==> flow/design.v <==
`timescale 1ns/10ps
module DFF(clk, rst, D, Q);
input clk, rst;
input [17:0] D;
output reg [17:0] Q;
always @(posedge clk or posedge rst) begin
	if (rst) begin
	    Q <= 18'd0;
	end
	else begin
		Q <= D;
	end
end
endmodule
module FA(in1, in2, out);
input signed [15:0] in1;
input signed [17:0] in2;
output signed [17:0] out;
assign out = in1 + in2;
endmodule
`timescale 1ns/10ps
module SRRC(clk, rst, en, Din, Dout);
input clk, rst, en;
input [1:0] Din;
output [17:0] Dout;
wire signed [15:0] din;
wire signed [15:0] m [0:32];
wire [17:0] q [0:31]; 
wire [17:0] sum [0:31];
assign din = {Din, 14'd0};
assign m[0] = ~((din >>> 7) + (din >>> 9) + (din >>> 11)) + 1;
assign m[1] = ~((din >>> 8) + (din >>> 11) + (din >>> 13)) + 1;
assign m[2] = (din >>> 6) - (din >>> 8) - (din >>> 11) + (din >>> 14);
assign m[3] = (din >>> 6) + (din >>> 10) - (din >>> 12) - (din >>> 14);
assign m[4] = (din >>> 9) + (din >>> 12);
assign m[5] = ~((din >>> 6) + (din >>> 10) + (din >>> 12)) + 1;
assign m[6] = ~((din >>> 6) - (din >>> 9) + (din >>> 11) + (din >>> 14)) + 1;
assign m[7] = (din >>> 6) + (din >>> 9) - (din >>> 11) - (din >>> 13);
assign m[8] = (din >>> 4) - (din >>> 6) - (din >>> 8) + (din >>> 11) + (din >>> 14);
assign m[9] = (din >>> 6) - (din >>> 10) - (din >>> 13);
assign m[10] = ~((din >>> 4) + (din >>> 6) - (din >>> 10) - (din >>> 13)) + 1;
assign m[11] = ~((din >>> 3) + (din >>> 5) + (din >>> 9)) + 1;
assign m[12] = ~((din >>> 3) - (din >>> 6) - (din >>> 8) + (din >>> 13)) + 1;
assign m[13] = (din >>> 3) + (din >>> 5) + (din >>> 9) + (din >>> 11) - (din >>> 13);
assign m[14] = (din >>> 1) + (din >>> 4) + (din >>> 6) + (din >>> 9) - (din >>> 12) - (din >>> 14);
assign m[15] = din - (din >>> 5) + (din >>> 7) - (din >>> 9) - (din >>> 11) - (din >>> 13);
assign m[16] = din + (din >>> 3) + (din >>> 7) + (din >>> 9) - (din >>> 11);
assign m[17] = din - (din >>> 5) + (din >>> 7) - (din >>> 9) - (din >>> 11) - (din >>> 13);
assign m[18] = (din >>> 1) + (din >>> 4) + (din >>> 6) + (din >>> 9) - (din >>> 12) - (din >>> 14);
assign m[19] = (din >>> 3) + (din >>> 5) + (din >>> 9) + (din >>> 11) - (din >>> 13);
assign m[20] = ~((din >>> 3) - (din >>> 6) - (din >>> 8) + (din >>> 13)) + 1;
assign m[21] = ~((din >>> 3) + (din >>> 5) + (din >>> 9)) + 1;
assign m[22] = ~((din >>> 4) + (din >>> 6) - (din >>> 10) - (din >>> 13)) + 1;
assign m[23] = (din >>> 6) - (din >>> 10) - (din >>> 13);
assign m[24] = (din >>> 4) - (din >>> 6) - (din >>> 8) + (din >>> 11) + (din >>> 14);
assign m[25] = (din >>> 6) + (din >>> 9) - (din >>> 11) - (din >>> 13);
assign m[26] = ~((din >>> 6) - (din >>> 9) + (din >>> 11) + (din >>> 14)) + 1;
assign m[27] = ~((din >>> 6) + (din >>> 10) + (din >>> 12)) + 1;
assign m[28] = (din >>> 9) + (din >>> 12);
assign m[29] = (din >>> 6) + (din >>> 10) - (din >>> 12) - (din >>> 14);
assign m[30] = (din >>> 6) - (din >>> 8) - (din >>> 11) + (din >>> 14);
assign m[31] = ~((din >>> 8) + (din >>> 11) + (din >>> 13)) + 1;
assign m[32] = ~((din >>> 7) + (din >>> 9) + (din >>> 11)) + 1;
DFF u_DFF0 (.clk(clk), .rst(rst), .D(sum[1]), .Q(q[0]));
DFF u_DFF1 (.clk(clk), .rst(rst), .D(sum[2]), .Q(q[1]));
DFF u_DFF2 (.clk(clk), .rst(rst), .D(sum[3]), .Q(q[2]));
DFF u_DFF3 (.clk(clk), .rst(rst), .D(sum[4]), .Q(q[3]));
DFF u_DFF4 (.clk(clk), .rst(rst), .D(sum[5]), .Q(q[4]));
DFF u_DFF5 (.clk(clk), .rst(rst), .D(sum[6]), .Q(q[5]));
DFF u_DFF6 (.clk(clk), .rst(rst), .D(sum[7]), .Q(q[6]));
DFF u_DFF7 (.clk(clk), .rst(rst), .D(sum[8]), .Q(q[7]));
DFF u_DFF8 (.clk(clk), .rst(rst), .D(sum[9]), .Q(q[8]));
DFF u_DFF9 (.clk(clk), .rst(rst), .D(sum[10]), .Q(q[9]));
DFF u_DFF10 (.clk(clk), .rst(rst), .D(sum[11]), .Q(q[10]));
DFF u_DFF11 (.clk(clk), .rst(rst), .D(sum[12]), .Q(q[11]));
DFF u_DFF12 (.clk(clk), .rst(rst), .D(sum[13]), .Q(q[12]));
DFF u_DFF13 (.clk(clk), .rst(rst), .D(sum[14]), .Q(q[13]));
DFF u_DFF14 (.clk(clk), .rst(rst), .D(sum[15]), .Q(q[14]));
DFF u_DFF15 (.clk(clk), .rst(rst), .D(sum[16]), .Q(q[15]));
DFF u_DFF16 (.clk(clk), .rst(rst), .D(sum[17]), .Q(q[16]));
DFF u_DFF17 (.clk(clk), .rst(rst), .D(sum[18]), .Q(q[17]));
DFF u_DFF18 (.clk(clk), .rst(rst), .D(sum[19]), .Q(q[18]));
DFF u_DFF19 (.clk(clk), .rst(rst), .D(sum[20]), .Q(q[19]));
DFF u_DFF20 (.clk(clk), .rst(rst), .D(sum[21]), .Q(q[20]));
DFF u_DFF21 (.clk(clk), .rst(rst), .D(sum[22]), .Q(q[21]));
DFF u_DFF22 (.clk(clk), .rst(rst), .D(sum[23]), .Q(q[22]));
DFF u_DFF23 (.clk(clk), .rst(rst), .D(sum[24]), .Q(q[23]));
DFF u_DFF24 (.clk(clk), .rst(rst), .D(sum[25]), .Q(q[24]));
DFF u_DFF25 (.clk(clk), .rst(rst), .D(sum[26]), .Q(q[25]));
DFF u_DFF26 (.clk(clk), .rst(rst), .D(sum[27]), .Q(q[26]));
DFF u_DFF27 (.clk(clk), .rst(rst), .D(sum[28]), .Q(q[27]));
DFF u_DFF28 (.clk(clk), .rst(rst), .D(sum[29]), .Q(q[28]));
DFF u_DFF29 (.clk(clk), .rst(rst), .D(sum[30]), .Q(q[29]));
DFF u_DFF30 (.clk(clk), .rst(rst), .D(sum[31]), .Q(q[30]));
DFF u_DFF31 (.clk(clk), .rst(rst), .D({m[32][15], m[32][15], m[32]}), .Q(q[31]));
FA u_FA0 (.in1(m[0]), .in2(q[0]), .out(sum[0]));
FA u_FA1 (.in1(m[1]), .in2(q[1]), .out(sum[1]));
FA u_FA2 (.in1(m[2]), .in2(q[2]), .out(sum[2]));
FA u_FA3 (.in1(m[3]), .in2(q[3]), .out(sum[3]));
FA u_FA4 (.in1(m[4]), .in2(q[4]), .out(sum[4]));
FA u_FA5 (.in1(m[5]), .in2(q[5]), .out(sum[5]));
FA u_FA6 (.in1(m[6]), .in2(q[6]), .out(sum[6]));
FA u_FA7 (.in1(m[7]), .in2(q[7]), .out(sum[7]));
FA u_FA8 (.in1(m[8]), .in2(q[8]), .out(sum[8]));
FA u_FA9 (.in1(m[9]), .in2(q[9]), .out(sum[9]));
FA u_FA10 (.in1(m[10]), .in2(q[10]), .out(sum[10]));
FA u_FA11 (.in1(m[11]), .in2(q[11]), .out(sum[11]));
FA u_FA12 (.in1(m[12]), .in2(q[12]), .out(sum[12]));
FA u_FA13 (.in1(m[13]), .in2(q[13]), .out(sum[13]));
FA u_FA14 (.in1(m[14]), .in2(q[14]), .out(sum[14]));
FA u_FA15 (.in1(m[15]), .in2(q[15]), .out(sum[15]));
FA u_FA16 (.in1(m[16]), .in2(q[16]), .out(sum[16]));
FA u_FA17 (.in1(m[17]), .in2(q[17]), .out(sum[17]));
FA u_FA18 (.in1(m[18]), .in2(q[18]), .out(sum[18]));
FA u_FA19 (.in1(m[19]), .in2(q[19]), .out(sum[19]));
FA u_FA20 (.in1(m[20]), .in2(q[20]), .out(sum[20]));
FA u_FA21 (.in1(m[21]), .in2(q[21]), .out(sum[21]));
FA u_FA22 (.in1(m[22]), .in2(q[22]), .out(sum[22]));
FA u_FA23 (.in1(m[23]), .in2(q[23]), .out(sum[23]));
FA u_FA24 (.in1(m[24]), .in2(q[24]), .out(sum[24]));
FA u_FA25 (.in1(m[25]), .in2(q[25]), .out(sum[25]));
FA u_FA26 (.in1(m[26]), .in2(q[26]), .out(sum[26]));
FA u_FA27 (.in1(m[27]), .in2(q[27]), .out(sum[27]));
FA u_FA28 (.in1(m[28]), .in2(q[28]), .out(sum[28]));
FA u_FA29 (.in1(m[29]), .in2(q[29]), .out(sum[29]));
FA u_FA30 (.in1(m[30]), .in2(q[30]), .out(sum[30]));
FA u_FA31 (.in1(m[31]), .in2(q[31]), .out(sum[31]));
assign Dout = sum[0];
endmodule
module USI(clk, rst, en, lf_in, hf_out);
input clk, rst, en;
input [1:0] lf_in;
output reg [1:0] hf_out;
reg [1:0] switch;
always @(posedge clk or posedge rst) begin
	if (rst) begin
	    switch <= 2'd0;
	end
	else if(en) begin
		if(switch == 2'd3) begin
			switch <= 2'd0;
		end
		else begin
			switch <= switch + 2'd1;
		end
	end
	else begin
		switch <= switch;
	end
end
always @(posedge clk or posedge rst) begin
 	if (rst) begin
 	    hf_out <= 2'd0;
 	end
 	else if(en) begin
 		if(switch == 2'd2) begin
 			hf_out <= lf_in;
 		end
 		else begin
 			hf_out <= 2'd0;
 		end
 	end
 	else begin
 		hf_out <= hf_out;
 	end
 end 
endmodule
module SM(clk, rst, en, Din, I, Q);
input clk, rst, en;
input [1:0] Din;
output reg [1:0] I;
output reg [1:0] Q;
always @(posedge clk or posedge rst) begin
      if (rst) begin
          I <= 2'b00;
          Q <= 2'b00; 
      end
      else if(en) begin
            case(Din)
             0: begin
                  I <= 2'b01;
                  Q <= 2'b01;
             end
             1: begin
                  I <= 2'b01;
                  Q <= 2'b11;
             end
             2: begin
                  I <= 2'b11;
                  Q <= 2'b01;
             end
             3: begin
                  I <= 2'b11;
                  Q <= 2'b11;
             end
             default : begin
                  I <= I;
                  Q <= Q;
             end
            endcase
      end
      else begin
            I <= I;
            Q <= Q;
      end
end
endmodule
module SPC(clk, rst, en, Din, OUT);
input clk, rst, en;
input Din;
output reg [1:0] OUT;
reg swap;
always @(posedge clk or posedge rst) begin
	if (rst) begin
	    swap <= 1'd0;
	end
	else if(en) begin
		swap <= ~swap;
	end
	else begin
		swap <= swap;
	end
end
always @(posedge clk or posedge rst) begin
	if (rst) begin
	    OUT <= 2'd0;
	end
	else if(en) begin
		if(!swap) OUT[0] <= Din;
		else OUT <= (OUT << 1) | Din;
	end
	else begin
		OUT <= OUT;
	end
end
endmodule
`timescale 1ns/10ps
module QAM(clk, rst, en, Din, IFout);
input clk, rst, en;
input Din;
output reg signed [17:0] IFout;
wire [1:0] spc_out;
wire [1:0] sm_i;
wire [1:0] sm_q;
wire [1:0] lf_i;
wire [1:0] lf_q;
wire [1:0] usi_i;
wire [1:0] usi_q;
wire signed [17:0] srrc_i;
wire signed [17:0] srrc_q;
wire en0;
wire en1;
wire en2;
wire en3;
reg sm_ctrl;
reg [3:0] usi_ctrl;
reg [1:0] mix_cnt;
reg sync_i0, sync_i1, sync_q0, sync_q1;
reg ce2;
always @(posedge clk or posedge rst) begin
	if (rst) begin
	    ce2 <= 1'd0;
	end
	else begin
		ce2 <= ~ce2;
	end
end
assign en0 = en & ce2;
always @(posedge clk or posedge rst) begin
	if (rst) begin
	    sync_i0 <= 1'd0;
	    sync_q0 <= 1'd0; 
	end
	else begin
		sync_i0 <= sm_i[1];
		sync_q0 <= sm_q[1];
	end
end
always @(posedge clk or posedge rst) begin
	if (rst) begin
	    sync_i1 <= 1'd0;
	    sync_q1 <= 1'd0;
	end
	else begin
		sync_i1 <= sync_i0;
		sync_q1 <= sync_q0;
	end
end
always @(posedge clk or posedge rst) begin
	if (rst) begin
	    sm_ctrl <= 1'd0;
	end
	else if (ce2) begin
		sm_ctrl <= ~sm_ctrl;
	end
end
assign en1 = (sm_ctrl & ce2) ? 1'd1 : 1'd0;
always @(posedge clk or posedge rst) begin
	if (rst) begin
	    usi_ctrl <= 1'd0;
	end
	else if(en) begin
		if(usi_ctrl == 4'd8) usi_ctrl <= usi_ctrl;
		else usi_ctrl <= usi_ctrl + 4'd1;
	end
end
assign en2 = (usi_ctrl == 4'd8) ? 1'd1 : 1'd0;
assign en3 = 1'd1;
assign lf_i = {sync_i1, 1'd1};
assign lf_q = {sync_q1, 1'd1};
SPC u_SPC(.clk(clk),
	      .rst(rst),
	      .en(en0),
	      .Din(Din),
	      .OUT(spc_out)
	      );
SM u_SM(.clk(clk),
	    .rst(rst),
	    .en(en1),
	    .Din(spc_out),
	    .I(sm_i),
	    .Q(sm_q)
	    );
USI u_USI_i(.clk(clk),
	        .rst(rst),
	        .en(en2),
	        .lf_in(lf_i),
	        .hf_out(usi_i)
	        );
USI u_USI_q(.clk(clk),
	        .rst(rst),
	        .en(en2),
	        .lf_in(lf_q),
	        .hf_out(usi_q)
	        );
SRRC u_SRRC_i(.clk(clk),
	          .rst(rst),
	          .en(en3),
	          .Din(usi_i),
	          .Dout(srrc_i)
	          );
SRRC u_SRRC_q(.clk(clk),
	          .rst(rst),
	          .en(en3),
	          .Din(usi_q),
	          .Dout(srrc_q)
	          );
always @(posedge clk or posedge rst) begin
	if (rst) begin
	    mix_cnt <= 2'd0;
	end
	else if(en) begin
		if (mix_cnt == 2'd3) begin
			mix_cnt <= 2'd0;
		end
		else begin
			mix_cnt <= mix_cnt + 2'd1;
		end
	end
	else begin
		mix_cnt <= mix_cnt;
	end
end
always @(posedge clk or posedge rst) begin
	if (rst) begin
	    IFout <= 18'd0;
	end
	else if(en2) begin
		case(mix_cnt)
             3: begin
             	IFout <= srrc_i;
             end
             0: begin
             	IFout <= ~(srrc_q) + 18'd1;
             end
             1: begin
             	IFout <= ~(srrc_i) + 18'd1;
             end
             2: begin
             	IFout <= srrc_q;
             end
             default: begin
             	IFout <= IFout;
             end
		endcase
	end
	else begin
		IFout <= IFout;
	end
end
endmodule
==> reports on QAM <==
* Tool chain data of QAM
Each step is given for the RTL above and for the edited RTL. "original" refers to lines of the RTL above, "edited" to lines of the edited file. "change": "edited" minus "original" as printed here. "rel. change": 100 x difference / "original". A cell with n/a has no value.
Design: design top QAM, clock clk, standard-cell library sky130hd, library corner tt_025C_1v80

* Diff
The edit as a unified diff against the file above. A script made this edit. It changes what the design does and was not meant as an optimisation.
begin of diff
@@ -279,12 +279,11 @@
 always @(posedge clk or posedge rst) begin
 	if (rst) begin
-	    sync_i1 <= 1'd0;
 	    sync_q1 <= 1'd0;
 	end
 	else begin
-		sync_i1 <= sync_i0;
 		sync_q1 <= sync_q0;
 	end
 end
+always @(*) sync_i1 = sync_i0;
 always @(posedge clk or posedge rst) begin
 	if (rst) begin
end of diff

* Word level
Source: Yosys, flattened and elaborated. Widths are those after wreduce. Registers that Yosys merges into a memory's read port (data or address) are not register bits. Print and check cells do not count.
Cells by class:
- reductions and logical operators | original 8, edited 8, change 0, rel. change 0.00%
- add/sub/neg operators | original 186, edited 186, change 0, rel. change 0.00%
- muxes and demuxes | original 11, edited 11, change 0, rel. change 0.00%
- equality and inequality tests | original 11, edited 11, change 0, rel. change 0.00%
- bitwise operators | original 23, edited 23, change 0, rel. change 0.00%
Operator kinds equal on both sides are left out: 63.
Word-level totals:
- output and inout bits | original 18, edited 18, change 0, rel. change 0.00%
- bits in registers | original 1193, edited 1192, change -1, rel. change -0.08%

* Logic depth
Longest topological path by Yosys (ltp), each cell counted once; first at word level (registers and memories cut), then after technology mapping (sequential cells cut; the memories' decode and read muxes count).
Logic depth:
- depth in word-level cells | original 8, edited 8, change 0, rel. change 0.00%
- ABC_AREA | original 0, edited 0
- depth in mapped cells | original 20, edited 20, change 0, rel. change 0.00%
- depth with buffers taken out | original 17, edited 17, change 0, rel. change 0.00%

* Mapped cells and area
Source: synth_stat.txt of the flow (Yosys; design flattened, memories mapped). It holds for the ABC_AREA given above (unset counts as 0); a run with the other value may have another netlist.
Mapped netlist:
- synthesis area (µm²) | original 72144.2, edited 72119.2, change -25.0, rel. change -0.03%
- flip-flops | original 1157, edited 1156, change -1, rel. change -0.09%
- cell count | original 6881, edited 6880, change -1, rel. change -0.01%
- area of sequential cells (µm²) | original 28952.8, edited 28927.7, change -25.1, rel. change -0.09%
- buffers | original 30, edited 30, change 0, rel. change 0.00%
Cell types:
- sky130_fd_sc_hd__dfrtp_1 | original 1157, edited 1156, change -1, rel. change -0.09%
Cell types equal on both sides are left out: 92. The figures by module come from a second, unflattened synthesis with its own total; it is not the netlist above.
Second synthesis, totals:
- cell total of the unflattened synthesis | original 9803, edited 9802, change -1, rel. change -0.01%
- area (unflattened synthesis) (µm²) | original 90973.5, edited 90948.5, change -25.0, rel. change -0.03%
Rows give one instance, submodules left out.
Modules, original:
- FA | area 918.4 µm², cells 129, seq. area 0.0 µm², times used 64
- DFF | area 454.2 µm², cells 19, seq. area 450.4 µm², times used 64
- QAM | area 2120.8 µm², cells 227, seq. area 750.7 µm², times used 1
- SRRC | area 203.9 µm², cells 26, seq. area 0.0 µm², times used 2
- USI | area 182.7 µm², cells 18, seq. area 100.1 µm², times used 2
- SPC | area 120.1 µm², cells 8, seq. area 75.1 µm², times used 1
- SM | area 115.1 µm², cells 8, seq. area 75.1 µm², times used 1
Modules, edited:
- FA | area 918.4 µm², cells 129, seq. area 0.0 µm², times used 64
- DFF | area 454.2 µm², cells 19, seq. area 450.4 µm², times used 64
- QAM | area 2095.8 µm², cells 226, seq. area 725.7 µm², times used 1
- SRRC | area 203.9 µm², cells 26, seq. area 0.0 µm², times used 2
- USI | area 182.7 µm², cells 18, seq. area 100.1 µm², times used 2
- SPC | area 120.1 µm², cells 8, seq. area 75.1 µm², times used 1
- SM | area 115.1 µm², cells 8, seq. area 75.1 µm², times used 1

* Timing after synthesis
Source: OpenSTA report_checks on the synthesized netlist (no wires, ideal clock, input and output delay 20% of the period each), path of least setup slack; recovery checks are left aside. Register names are those of the netlist, which keeps one name where synthesis merged equal registers.
Path after synthesis:
- path type | original reg2reg, edited reg2reg
- start | original register u_USI_i.hf_out[1], edited register u_USI_i.hf_out[1]
- end | original register u_SRRC_i.u_DFF6.Q[17], edited register u_SRRC_i.u_DFF6.Q[17]
- launch time at the first pin (ns) | original 0.000, edited 0.000, change 0.000
- buffers on the path | original 4, edited 4, change 0, rel. change 0.00%
- library setup time (ns) | original 0.080, edited 0.080, change 0.000
- stages | original 19, edited 19, change 0, rel. change 0.00%
- path slack (ns) | original -3.220, edited -3.220, change 0.000
- delay of the path (ns) | original 8.220, edited 8.220, change 0.000, rel. change 0.00%
- arrival (ns) | original 8.140, edited 8.140, change 0.000, rel. change 0.00%
- period (ns) | original 5.0, edited 5.0, change 0.0, rel. change 0.00%
- period reached after synthesis (ns) | original 8.22, edited 8.22, change 0.00, rel. change 0.00%
"delay of the path" is the arrival time less input delay plus setup time. "stages" counts driving pins, that of a launching flip-flop among them; a cell with two outputs on the path counts twice. "period reached after synthesis" = period - worst setup slack (recovery checks aside). The figure is calculated, with input and output delays left at 20% of the set period. The rows between start and end are the longest chain of elaborated cells between them; the timing report does not say that the signal goes this way. Where chains are equally long, one stands for them. A line is the first line of the expression or statement that the cell stems from. Yosys adds cells for indexed reads and writes and turns some case tables into memories. At most two assigning lines are given for a register; there are more.
Between the ends, after synthesis, original: cell sequence sky130_fd_sc_hd__dfrtp_1 > sky130_fd_sc_hd__clkbuf_1 > sky130_fd_sc_hd__inv_1 > sky130_fd_sc_hd__ha_1 > sky130_fd_sc_hd__clkbuf_1 > sky130_fd_sc_hd__nor2_1 > sky130_fd_sc_hd__buf_1 > sky130_fd_sc_hd__inv_1 > sky130_fd_sc_hd__ha_1 > sky130_fd_sc_hd__clkbuf_1 > sky130_fd_sc_hd__xnor2_1 > sky130_fd_sc_hd__inv_1 > sky130_fd_sc_hd__ha_1 > sky130_fd_sc_hd__or3_1 > sky130_fd_sc_hd__a211oi_1 > sky130_fd_sc_hd__nor2_1 > sky130_fd_sc_hd__a211o_1 > sky130_fd_sc_hd__a21oi_1 > sky130_fd_sc_hd__xnor2_1, length of the longest elaborated chain 4, elaborated cells on any way between the ends 4, those cells by class 4 x add/sub
Ends and longest elaborated chain, after synthesis, original:
- start: declaration | line 133 | output reg [1:0] hf_out;
- start: assignment | line 157 | hf_out <= lf_in;
- start: assignment | line 164 | hf_out <= hf_out;
- 10-bit by 7-bit adder with 11-bit output | line 38 | assign m[7] = (din >>> 6) + (din >>> 9) - (din >>> 11) - (din >>> 13);
- 11-bit by 5-bit subtractor with 12-bit output | line 38
- 16-bit by 3-bit subtractor with 16-bit output | line 38
- 16-bit by 18-bit adder with 18-bit output | line 19 | assign out = in1 + in2;
- end: assignment | line 8 | Q <= 18'd0;
- end: assignment | line 11 | Q <= D;
- end: declaration | line 5 | output reg [17:0] Q;
Some nets on the timed path still bear RTL names; the line given drives or declares the net.
Named nets, after synthesis, original:
- u_SRRC_i.m[0][10] | line 31 | assign m[0] = ~((din >>> 7) + (din >>> 9) + (din >>> 11)) + 1;
Between the ends, after synthesis, edited: cell sequence sky130_fd_sc_hd__dfrtp_1 > sky130_fd_sc_hd__clkbuf_1 > sky130_fd_sc_hd__inv_1 > sky130_fd_sc_hd__ha_1 > sky130_fd_sc_hd__clkbuf_1 > sky130_fd_sc_hd__nor2_1 > sky130_fd_sc_hd__buf_1 > sky130_fd_sc_hd__inv_1 > sky130_fd_sc_hd__ha_1 > sky130_fd_sc_hd__clkbuf_1 > sky130_fd_sc_hd__xnor2_1 > sky130_fd_sc_hd__inv_1 > sky130_fd_sc_hd__ha_1 > sky130_fd_sc_hd__or3_1 > sky130_fd_sc_hd__a211oi_1 > sky130_fd_sc_hd__nor2_1 > sky130_fd_sc_hd__a211o_1 > sky130_fd_sc_hd__a21oi_1 > sky130_fd_sc_hd__xnor2_1, length of the longest elaborated chain 4, elaborated cells on any way between the ends 4, those cells by class 4 x add/sub
Ends and longest elaborated chain, after synthesis, edited:
- start: declaration | line 133 | output reg [1:0] hf_out;
- start: assignment | line 157 | hf_out <= lf_in;
- start: assignment | line 164 | hf_out <= hf_out;
- 10-bit by 7-bit adder with 11-bit output | line 38 | assign m[7] = (din >>> 6) + (din >>> 9) - (din >>> 11) - (din >>> 13);
- 11-bit by 5-bit subtractor with 12-bit output | line 38
- 16-bit by 3-bit subtractor with 16-bit output | line 38
- 16-bit by 18-bit adder with 18-bit output | line 19 | assign out = in1 + in2;
- end: assignment | line 8 | Q <= 18'd0;
- end: assignment | line 11 | Q <= D;
- end: declaration | line 5 | output reg [17:0] Q;
Named nets, after synthesis, edited:
- u_SRRC_i.m[0][10] | line 31 | assign m[0] = ~((din >>> 7) + (din >>> 9) + (din >>> 11)) + 1;

* Path in the finished layout
From the final timing report of the runs of set A: the path of least setup slack in the routed layout; clock arrival at registers is part of the times.
Path after layout:
- path type | original reg2reg, edited reg2reg
- start | original register u_USI_i.hf_out[1], edited register u_USI_i.hf_out[1]
- end | original register u_SRRC_i.u_DFF1.Q[17], edited register u_SRRC_i.u_DFF1.Q[16]
- buffers on the path | original 1, edited 1, change 0, rel. change 0.00%
- stages | original 16, edited 15, change -1, rel. change -6.25%
- launch time at the first pin (ns) | original 0.76, edited 0.78, change +0.02, rel. change +2.63%
- arrival (ns) | original 5.24, edited 5.12, change -0.12, rel. change -2.29%
- path slack (ns) | original 0.38, edited 0.57, change +0.19
- library setup time (ns) | original 0.11, edited 0.08, change -0.03
- period (ns) | original 5.0, edited 5.0, change 0.0, rel. change 0.00%
The rows between start and end are the longest chain of elaborated cells between them; the timing report does not say that the signal goes this way. Where chains are equally long, one stands for them. At most two assigning lines are given for a register; there are more.
Between the ends, after layout, original: cell sequence sky130_fd_sc_hd__dfrtp_2 > sky130_fd_sc_hd__buf_4 > sky130_fd_sc_hd__ha_1 > sky130_fd_sc_hd__inv_1 > sky130_fd_sc_hd__ha_1 > sky130_fd_sc_hd__inv_1 > sky130_fd_sc_hd__a211oi_1 > sky130_fd_sc_hd__nor2b_1 > sky130_fd_sc_hd__o21ai_0 > sky130_fd_sc_hd__and2_1 > sky130_fd_sc_hd__ha_1 > sky130_fd_sc_hd__nand3_1 > sky130_fd_sc_hd__nor2b_1 > sky130_fd_sc_hd__a2111oi_2 > sky130_fd_sc_hd__a21oi_1 > sky130_fd_sc_hd__xnor2_1, length of the longest elaborated chain 4, elaborated cells on any way between the ends 4, those cells by class 4 x add/sub
Ends and longest elaborated chain, after layout, original:
- start: declaration | line 133 | output reg [1:0] hf_out;
- start: assignment | line 157 | hf_out <= lf_in;
- start: assignment | line 164 | hf_out <= hf_out;
- 10-bit by 8-bit subtractor with 11-bit output | line 33 | assign m[2] = (din >>> 6) - (din >>> 8) - (din >>> 11) + (din >>> 14);
- 11-bit by 5-bit subtractor with 12-bit output | line 33
- 16-bit by 2-bit adder with 16-bit output | line 33
- 16-bit by 18-bit adder with 18-bit output | line 19 | assign out = in1 + in2;
- end: assignment | line 8 | Q <= 18'd0;
- end: assignment | line 11 | Q <= D;
- end: declaration | line 5 | output reg [17:0] Q;
Between the ends, after layout, edited: cell sequence sky130_fd_sc_hd__dfrtp_2 > sky130_fd_sc_hd__buf_4 > sky130_fd_sc_hd__ha_1 > sky130_fd_sc_hd__inv_1 > sky130_fd_sc_hd__ha_1 > sky130_fd_sc_hd__inv_1 > sky130_fd_sc_hd__a211oi_1 > sky130_fd_sc_hd__mux2_2 > sky130_fd_sc_hd__ha_1 > sky130_fd_sc_hd__or3_1 > sky130_fd_sc_hd__o31ai_1 > sky130_fd_sc_hd__nor2_1 > sky130_fd_sc_hd__a2111o_1 > sky130_fd_sc_hd__a21oi_1 > sky130_fd_sc_hd__xnor2_1, length of the longest elaborated chain 4, elaborated cells on any way between the ends 4, those cells by class 4 x add/sub
Ends and longest elaborated chain, after layout, edited:
- start: declaration | line 133 | output reg [1:0] hf_out;
- start: assignment | line 157 | hf_out <= lf_in;
- start: assignment | line 164 | hf_out <= hf_out;
- 10-bit by 8-bit subtractor with 11-bit output | line 33 | assign m[2] = (din >>> 6) - (din >>> 8) - (din >>> 11) + (din >>> 14);
- 11-bit by 5-bit subtractor with 12-bit output | line 33
- 16-bit by 2-bit adder with 16-bit output | line 33
- 16-bit by 18-bit adder with 18-bit output | line 19 | assign out = in1 + in2;
- end: assignment | line 8 | Q <= 18'd0;
- end: assignment | line 11 | Q <= D;
- end: declaration | line 5 | output reg [17:0] Q;

* Measured runs
Runs of the flow (Yosys, OpenROAD) on both versions; the two runs of a pair have the same settings. The constraints put input and output delay at 20% of the set period each and load the outputs with 0.01 pF.
Flow settings, set A: CORE_UTILIZATION 40, period_ns 5.0, CAP_MARGIN 20, CORE_MARGIN 2, SLEW_MARGIN 20
Results, set A:
- setup TNS (ns) | original 0.000, edited 0.000, change 0.000
- standard-cell area after layout (µm²) | original 80913.9, edited 80835.0, change -78.9, rel. change -0.10%
- setup slack of the worst path (ns) | original 0.383, edited 0.573, change +0.190
- period achieved (ns) | original 4.617, edited 4.427, change -0.190, rel. change -4.12%
- overall die area (µm²) | original 183775.0, edited 183711.0, change -64.0, rel. change -0.03%
- utilization in the final report | original 0.453, edited 0.452, change -0.001
- chip area after synthesis (Yosys) (µm²) | original 72144.2, edited 72119.2, change -25.0, rel. change -0.03%
Flow settings, set B: CAP_MARGIN 30, CELL_PAD_IN_SITES_DETAIL_PLACEMENT 1, CORE_UTILIZATION 34, CTS_CLUSTER_DIAMETER 108, GPL_TIMING_DRIVEN 1, HOLD_SLACK_MARGIN 0.16, SETUP_SLACK_MARGIN 1.21, period_ns 8.35, CORE_MARGIN 2, SLEW_MARGIN 20
Results, set B:
- setup TNS (ns) | original 0.000, edited 0.000, change 0.000
- standard-cell area after layout (µm²) | original 81057.7, edited 80943.9, change -113.8, rel. change -0.14%
- setup slack of the worst path (ns) | original 2.444, edited 2.855, change +0.411
- period achieved (ns) | original 5.906, edited 5.495, change -0.411, rel. change -6.96%
- overall die area (µm²) | original 215890.0, edited 215816.0, change -74.0, rel. change -0.03%
- utilization in the final report | original 0.383, edited 0.383, change 0.000
- chip area after synthesis (Yosys) (µm²) | original 72144.2, edited 72119.2, change -25.0, rel. change -0.03%
"period achieved" means the clock period less the worst setup slack. The figure is calculated, with input and output delays left at 20% of the set period.
